==> flow/design.v <==
module part2 (
    clear,
    clock,
    digit,
    digit_valid,
    end_of_line,
    total,
    line_result
);
    input clear;
    input clock;
    input [3:0] digit;
    input digit_valid;
    input end_of_line;
    output [63:0] total;
    output [47:0] line_result;
    wire [63:0] _205;
    wire [47:0] _38;
    wire [43:0] _196;
    wire [47:0] _197;
    wire [47:0] _193;
    wire [47:0] _186;
    wire [47:0] _172;
    wire [47:0] _158;
    wire [47:0] _144;
    wire [47:0] _130;
    wire [47:0] _116;
    wire [47:0] _102;
    wire [47:0] _88;
    wire [47:0] _74;
    wire [47:0] _60;
    wire vdd;
    wire _3;
    wire _5;
    wire [47:0] _49;
    wire [3:0] _7;
    wire [47:0] _45;
    wire _46;
    wire _47;
    wire [47:0] _50;
    wire [47:0] _52;
    wire [47:0] _8;
    reg [47:0] _43;
    wire [47:0] _9;
    wire [95:0] _57;
    wire [47:0] _58;
    wire [47:0] _61;
    wire _62;
    wire _63;
    wire [47:0] _64;
    wire [47:0] _66;
    wire [47:0] _10;
    reg [47:0] _55;
    wire [47:0] _11;
    wire [95:0] _71;
    wire [47:0] _72;
    wire [47:0] _75;
    wire _76;
    wire _77;
    wire [47:0] _78;
    wire [47:0] _80;
    wire [47:0] _12;
    reg [47:0] _69;
    wire [47:0] _13;
    wire [95:0] _85;
    wire [47:0] _86;
    wire [47:0] _89;
    wire _90;
    wire _91;
    wire [47:0] _92;
    wire [47:0] _94;
    wire [47:0] _14;
    reg [47:0] _83;
    wire [47:0] _15;
    wire [95:0] _99;
    wire [47:0] _100;
    wire [47:0] _103;
    wire _104;
    wire _105;
    wire [47:0] _106;
    wire [47:0] _108;
    wire [47:0] _16;
    reg [47:0] _97;
    wire [47:0] _17;
    wire [95:0] _113;
    wire [47:0] _114;
    wire [47:0] _117;
    wire _118;
    wire _119;
    wire [47:0] _120;
    wire [47:0] _122;
    wire [47:0] _18;
    reg [47:0] _111;
    wire [47:0] _19;
    wire [95:0] _127;
    wire [47:0] _128;
    wire [47:0] _131;
    wire _132;
    wire _133;
    wire [47:0] _134;
    wire [47:0] _136;
    wire [47:0] _20;
    reg [47:0] _125;
    wire [47:0] _21;
    wire [95:0] _141;
    wire [47:0] _142;
    wire [47:0] _145;
    wire _146;
    wire _147;
    wire [47:0] _148;
    wire [47:0] _150;
    wire [47:0] _22;
    reg [47:0] _139;
    wire [47:0] _23;
    wire [95:0] _155;
    wire [47:0] _156;
    wire [47:0] _159;
    wire _160;
    wire _161;
    wire [47:0] _162;
    wire [47:0] _164;
    wire [47:0] _24;
    reg [47:0] _153;
    wire [47:0] _25;
    wire [95:0] _169;
    wire [47:0] _170;
    wire [47:0] _173;
    wire _174;
    wire _175;
    wire [47:0] _176;
    wire [47:0] _178;
    wire [47:0] _26;
    reg [47:0] _167;
    wire [47:0] _27;
    wire [95:0] _183;
    wire [47:0] _184;
    wire [47:0] _187;
    wire _188;
    wire _189;
    wire [47:0] _190;
    wire [47:0] _192;
    wire [47:0] _28;
    reg [47:0] _181;
    wire [47:0] _29;
    wire [95:0] _194;
    wire [47:0] _195;
    wire [47:0] _198;
    wire _199;
    wire _31;
    wire _200;
    wire [47:0] _201;
    wire _33;
    wire [47:0] _203;
    wire [47:0] _34;
    reg [47:0] _40;
    wire [15:0] _207;
    wire [63:0] _208;
    wire [63:0] _209;
    wire [63:0] _35;
    reg [63:0] _206;
    assign _205 = 64'b0000000000000000000000000000000000000000000000000000000000000000;
    assign _38 = 48'b000000000000000000000000000000000000000000000000;
    assign _196 = 44'b00000000000000000000000000000000000000000000;
    assign _197 = { _196,
                    _7 };
    assign _193 = 48'b000000000000000000000000000000000000000000001010;
    assign _186 = { _196,
                    _7 };
    assign _172 = { _196,
                    _7 };
    assign _158 = { _196,
                    _7 };
    assign _144 = { _196,
                    _7 };
    assign _130 = { _196,
                    _7 };
    assign _116 = { _196,
                    _7 };
    assign _102 = { _196,
                    _7 };
    assign _88 = { _196,
                   _7 };
    assign _74 = { _196,
                   _7 };
    assign _60 = { _196,
                   _7 };
    assign vdd = 1'b1;
    assign _3 = clear;
    assign _5 = clock;
    assign _49 = { _196,
                   _7 };
    assign _7 = digit;
    assign _45 = { _196,
                   _7 };
    assign _46 = _43 < _45;
    assign _47 = _31 & _46;
    assign _50 = _47 ? _49 : _43;
    assign _52 = _33 ? _38 : _50;
    assign _8 = _52;
    always @(posedge _5) begin
        if (_3)
            _43 <= _38;
        else
            _43 <= _8;
    end
    assign _9 = _43;
    assign _57 = _9 * _193;
    assign _58 = _57[47:0];
    assign _61 = _58 + _60;
    assign _62 = _55 < _61;
    assign _63 = _31 & _62;
    assign _64 = _63 ? _61 : _55;
    assign _66 = _33 ? _38 : _64;
    assign _10 = _66;
    always @(posedge _5) begin
        if (_3)
            _55 <= _38;
        else
            _55 <= _10;
    end
    assign _11 = _55;
    assign _71 = _11 * _193;
    assign _72 = _71[47:0];
    assign _75 = _72 + _74;
    assign _76 = _69 < _75;
    assign _77 = _31 & _76;
    assign _78 = _77 ? _75 : _69;
    assign _80 = _33 ? _38 : _78;
    assign _12 = _80;
    always @(posedge _5) begin
        if (_3)
            _69 <= _38;
        else
            _69 <= _12;
    end
    assign _13 = _69;
    assign _85 = _13 * _193;
    assign _86 = _85[47:0];
    assign _89 = _86 + _88;
    assign _90 = _83 < _89;
    assign _91 = _31 & _90;
    assign _92 = _91 ? _89 : _83;
    assign _94 = _33 ? _38 : _92;
    assign _14 = _94;
    always @(posedge _5) begin
        if (_3)
            _83 <= _38;
        else
            _83 <= _14;
    end
    assign _15 = _83;
    assign _99 = _15 * _193;
    assign _100 = _99[47:0];
    assign _103 = _100 + _102;
    assign _104 = _97 < _103;
    assign _105 = _31 & _104;
    assign _106 = _105 ? _103 : _97;
    assign _108 = _33 ? _38 : _106;
    assign _16 = _108;
    always @(posedge _5) begin
        if (_3)
            _97 <= _38;
        else
            _97 <= _16;
    end
    assign _17 = _97;
    assign _113 = _17 * _193;
    assign _114 = _113[47:0];
    assign _117 = _114 + _116;
    assign _118 = _111 < _117;
    assign _119 = _31 & _118;
    assign _120 = _119 ? _117 : _111;
    assign _122 = _33 ? _38 : _120;
    assign _18 = _122;
    always @(posedge _5) begin
        if (_3)
            _111 <= _38;
        else
            _111 <= _18;
    end
    assign _19 = _111;
    assign _127 = _19 * _193;
    assign _128 = _127[47:0];
    assign _131 = _128 + _130;
    assign _132 = _125 < _131;
    assign _133 = _31 & _132;
    assign _134 = _133 ? _131 : _125;
    assign _136 = _33 ? _38 : _134;
    assign _20 = _136;
    always @(posedge _5) begin
        if (_3)
            _125 <= _38;
        else
            _125 <= _20;
    end
    assign _21 = _125;
    assign _141 = _21 * _193;
    assign _142 = _141[47:0];
    assign _145 = _142 + _144;
    assign _146 = _139 < _145;
    assign _147 = _31 & _146;
    assign _148 = _147 ? _145 : _139;
    assign _150 = _33 ? _38 : _148;
    assign _22 = _150;
    always @(posedge _5) begin
        if (_3)
            _139 <= _38;
        else
            _139 <= _22;
    end
    assign _23 = _139;
    assign _155 = _23 * _193;
    assign _156 = _155[47:0];
    assign _159 = _156 + _158;
    assign _160 = _153 < _159;
    assign _161 = _31 & _160;
    assign _162 = _161 ? _159 : _153;
    assign _164 = _33 ? _38 : _162;
    assign _24 = _164;
    always @(posedge _5) begin
        if (_3)
            _153 <= _38;
        else
            _153 <= _24;
    end
    assign _25 = _153;
    assign _169 = _25 * _193;
    assign _170 = _169[47:0];
    assign _173 = _170 + _172;
    assign _174 = _167 < _173;
    assign _175 = _31 & _174;
    assign _176 = _175 ? _173 : _167;
    assign _178 = _33 ? _38 : _176;
    assign _26 = _178;
    always @(posedge _5) begin
        if (_3)
            _167 <= _38;
        else
            _167 <= _26;
    end
    assign _27 = _167;
    assign _183 = _27 * _193;
    assign _184 = _183[47:0];
    assign _187 = _184 + _186;
    assign _188 = _181 < _187;
    assign _189 = _31 & _188;
    assign _190 = _189 ? _187 : _181;
    assign _192 = _33 ? _38 : _190;
    assign _28 = _192;
    always @(posedge _5) begin
        if (_3)
            _181 <= _38;
        else
            _181 <= _28;
    end
    assign _29 = _181;
    assign _194 = _29 * _193;
    assign _195 = _194[47:0];
    assign _198 = _195 + _197;
    assign _199 = _40 < _198;
    assign _31 = digit_valid;
    assign _200 = _31 & _199;
    assign _201 = _200 ? _198 : _40;
    assign _33 = end_of_line;
    assign _203 = _33 ? _38 : _201;
    assign _34 = _203;
    always @(posedge _5) begin
        if (_3)
            _40 <= _38;
        else
            _40 <= _34;
    end
    assign _207 = 16'b0000000000000000;
    assign _208 = { _207,
                    _40 };
    assign _209 = _206 + _208;
    assign _35 = _209;
    always @(posedge _5) begin
        if (_3)
            _206 <= _205;
        else
            if (_33)
                _206 <= _35;
    end
    assign total = _206;
    assign line_result = _40;
endmodule
Reports on part2
Tool output for the design above, in the order of the flow.
Line numbers count from 1 in the design file above.
Operators: Yosys type, input widths -> output width; for muxes data width and select width s.
Library cell names are shortened.
Not given: -

inputs
  design top = part2
  clock = clock
  standard-cell library = sky130hd
  library corner = tt_025C_1v80

Word level
Yosys after proc, flatten, opt, wreduce and memory -nomap, before mapping. Enables and synchronous resets that opt folds into registers are not counted as muxes. Memory bits, and registers merged into a memory's read port (data or address), are not among the register bits. Print and check cells are not counted. Equal cells are merged and count once.

storage and ports
  cells after elaboration = 61
  flip-flop bits (word level) = 596
  output and inout bits = 112
  input port bits = 8

operators by class
  reduce/logical cells = 1
  bitwise operators = 12
  order comparisons = 12
  $mul = 11
  add/subtract/negate cells = 12

operators by type and width
  kind                   number
  $mul 48x3->47 const B  10
  $add 48x4->48          10
  $lt 48x48->1           10
  $add 64x48->64         1
  $lt 48x9->1            1
  $mul 4x3->7 const B    1
  $and 1x1->1            12
  $add 8x4->9            1
  $lt 4x4->1             1
  $reduce_or 2->1        1

Longest topological paths
Longest topological path by Yosys (ltp), each cell counted once; first at word level (registers and memories cut), then after technology mapping (sequential cells cut; the memories' decode and read muxes count).

depth
  depth in word-level cells = 4
  ABC_AREA = 1
  gate-level depth with buffers = 38
  mapped depth without buffers = 36

After synthesis
The flow's flattened synthesis, as Yosys stat reports it; memories are mapped. The netlist is that of the ABC_AREA named above (0 if unset); the other value can give another one.

mapped netlist
  mapped area = 58305.9 sq um
  mapped flip-flops = 424
  sequential part of the area = 8488.1 sq um
  buffer cells = 129
  cells in the netlist = 9464

cell types
  cell type  number  total area (sq um)
  ha_1       999     1.25E+04
  nand2_1    2555    9.59E+03
  dfxtp_1    424     8.49E+03
  inv_1      1338    5.02E+03
  a21oi_1    896     4.48E+03
  nor2_1     849     3.19E+03
  o21ai_0    568     2.84E+03
  nand3_1    544     2.72E+03
  xor2_1     200     1751.68
  nand4_1    156     975.936
  xnor2_1    73      639.363
  nor3_1     109     545.523
  fa_1       23      460.442
  nand3b_1   61      457.939
  o211ai_1   59      442.925
  clkbuf_1   98      367.853
  o21bai_1   44      330.317
  nor2_2     49      306.544

Other cell types: 48; their cells: 419.

Path before layout
OpenSTA on the mapped netlist: ideal clock, no wires. The path of least setup slack (recovery checks aside). Input and output delay are each 20% of the period. Register names are those of the netlist, which keeps one name where synthesis merged equal registers.

timing path after synthesis
  path kind = input -> register
  start point = in digit[1]
  end point = reg _40[33]
  data arrival time = 5.189 ns
  path delay = 3.999 ns
  launch time at the first pin = 1.300 ns
  data required time = 6.390 ns
  setup time = 0.110 ns
  clock period = 6.5 ns
  buffers on the path = 1
  slack = 1.201 ns
  input delay = 1.300 ns
  stages = 28
  synthesis period reached = 5.299 ns

"path delay" = arrival - input delay + setup time.
"stages": output pins that drive a net of the path, with the launching flip-flop's if there is one; two outputs of one cell count as two.
"synthesis period reached" = period - worst setup slack (recovery checks aside). The figure is calculated, with input and output delays left at 20% of the set period.
The rows between start and end are the longest chain of elaborated cells between them; the timing report does not say that the signal goes this way. Where chains are equally long, one stands for them.
A line is the first line of the expression or statement that the cell stems from. Yosys adds cells for indexed reads and writes and turns some case tables into memories.

between the ends, after synthesis
  path through = ha_1 -> fa_1 -> nand2_1 -> a21oi_1 -> nand2_1 -> nor2_1 -> nand2_1 -> nor2_1 -> nand3_1 -> nor2_4 -> nand3_2 -> nor2_4 -> nand3_4 -> nor3_4 -> nand3_1 -> and2_1 -> ha_1 -> nand2_1 -> nor3_1 -> nor4b_1 -> and3_1 -> nand2_1 -> nand3_1 -> inv_1 -> buf_2 -> or2_2 -> inv_1 -> nor2_1
  cells in the longest elaborated chain = 3
  elaborated cells between the ends (all ways) = 3
  source lines of those cells = 3
  classes of those cells = add/sub (1); compare (1); logic (1)

ends and longest elaborated chain, after synthesis
  element        line  text
  from (decl)    12    input [3:0] digit;
  $add 48x4->48  359   assign _198 = _195 + _197;
  $lt 48x48->1   360   assign _199 = _40 < _198;
  $and 1x1->1    362   assign _200 = _31 & _199;
  to (assign)    369   _40 <= _38;
  to (assign)    371   _40 <= _34;
  to (decl)      155   reg [47:0] _40;

Worst path after layout
Path of least setup slack in the final report of run 1 (OpenROAD, finished layout, wires in). Where an end is a register, its clock arrival counts in the times.

timing path after layout
  path kind = register -> register
  start point = reg _181[10]
  end point = reg _40[5]
  data arrival time = 6.26 ns
  setup time = 0.06 ns
  slack = 0.24 ns
  data required time = 6.50 ns
  stages = 32
  launch time at the first pin = 0.63 ns
  buffers on the path = 4
  clock period = 5.9 ns

The rows between start and end are the longest chain of elaborated cells between them; the timing report does not say that the signal goes this way. Where chains are equally long, one stands for them.

between the ends, after layout
  path through = dfxtp_1 -> ha_1 -> ha_1 -> nand2_2 -> nor2_2 -> nand2_1 -> nor2_2 -> inv_1 -> nand4_1 -> nand2_1 -> nor2_1 -> nand2_1 -> nor2_4 -> nand3_4 -> buf_4 -> nor3_2 -> xor2_1 -> buf_4 -> ha_1 -> nand2_1 -> o21ai_0 -> nand4_1 -> o211ai_1 -> nand2_1 -> o2111ai_1 -> a21oi_1 -> nand3_1 -> inv_2 -> buf_12 -> buf_4 -> o21ai_0 -> a21oi_1
  cells in the longest elaborated chain = 4
  elaborated cells between the ends (all ways) = 4
  source lines of those cells = 4
  classes of those cells = add/sub (1); mul (1); compare (1); logic (1)

ends and longest elaborated chain, after layout
  element        line  text
  from (decl)    143   reg [47:0] _181;
  from (assign)  352   _181 <= _38;
  from (assign)  354   _181 <= _28;
  $mul 48x3->47  357   assign _194 = _29 * _193;
  $add 48x4->48  359   assign _198 = _195 + _197;
  $lt 48x48->1   360   assign _199 = _40 < _198;
  $and 1x1->1    362   assign _200 = _31 & _199;
  to (assign)    369   _40 <= _38;
  to (assign)    371   _40 <= _34;
  to (decl)      155   reg [47:0] _40;

--- measured runs ---
Module part2, platform sky130hd: 4 stored runs of the flow (Yosys, OpenROAD) with differing settings, in no particular order. Input and output delays are each 20% of the period that was set; the output load is 0.01 pF.

settings of run 1
{
  "ABC_AREA": 1,
  "CELL_PAD_IN_SITES_DETAIL_PLACEMENT": 1,
  "CORE_ASPECT_RATIO": 0.77,
  "CORE_MARGIN": 5,
  "CORE_UTILIZATION": 34,
  "CTS_CLUSTER_DIAMETER": 158,
  "CTS_CLUSTER_SIZE": 12,
  "GPL_ROUTABILITY_DRIVEN": 1,
  "MAX_ROUTING_LAYER": "met4",
  "TNS_END_PERCENT": 65,
  "period_ns": 5.9,
  "CAP_MARGIN": 20,
  "SLEW_MARGIN": 20
}
report of run 1
yosys chip area after synthesis (um^2): 58305.9
finish__design__die__area: 179941.0
finish__design__instance__area__stdcell: 66403.7
finish__timing__setup__ws: 0.241
finish__timing__setup__tns: 0.000
finish__timing__hold__ws: 0.488

settings of run 2
{
  "ABC_AREA": 0,
  "CAP_MARGIN": 5,
  "CORE_UTILIZATION": 51,
  "CTS_CLUSTER_DIAMETER": 193,
  "CTS_CLUSTER_SIZE": 28,
  "GPL_ROUTABILITY_DRIVEN": 1,
  "MAX_ROUTING_LAYER": "met4",
  "MIN_ROUTING_LAYER": "met2",
  "PLACE_DENSITY_LB_ADDON": 0.04,
  "SETUP_SLACK_MARGIN": 1.76,
  "period_ns": 10.7,
  "CORE_MARGIN": 2,
  "SLEW_MARGIN": 20
}
report of run 2
yosys chip area after synthesis (um^2): 52425.3
finish__design__die__area: 105375.0
finish__design__instance__area__stdcell: 55170.4
finish__timing__setup__ws: 2.373
finish__timing__setup__tns: 0.000
finish__timing__hold__ws: 0.485

settings of run 3
{
  "CORE_ASPECT_RATIO": 0.76,
  "CORE_UTILIZATION": 40,
  "TNS_END_PERCENT": 65,
  "period_ns": 6.5,
  "CAP_MARGIN": 20,
  "CORE_MARGIN": 2,
  "SLEW_MARGIN": 20
}
report of run 3
yosys chip area after synthesis (um^2): 52425.3
finish__design__die__area: 134001.0
finish__design__instance__area__stdcell: 61844.3
finish__timing__setup__ws: 0.196
finish__timing__setup__tns: 0.000
finish__timing__hold__ws: 0.466

settings of run 4
{
  "CELL_PAD_IN_SITES_DETAIL_PLACEMENT": 1,
  "CORE_ASPECT_RATIO": 1.6,
  "CORE_MARGIN": 8,
  "CORE_UTILIZATION": 66,
  "CTS_CLUSTER_DIAMETER": 61,
  "HOLD_SLACK_MARGIN": 0.14,
  "MAX_ROUTING_LAYER": "met5",
  "MIN_ROUTING_LAYER": "met1",
  "PLACE_DENSITY_LB_ADDON": 0.13,
  "SETUP_SLACK_MARGIN": 1.84,
  "SLEW_MARGIN": 10,
  "period_ns": 9.22,
  "CAP_MARGIN": 20
}
report of run 4: did not finish, cts, DPL-0033
--- end ---
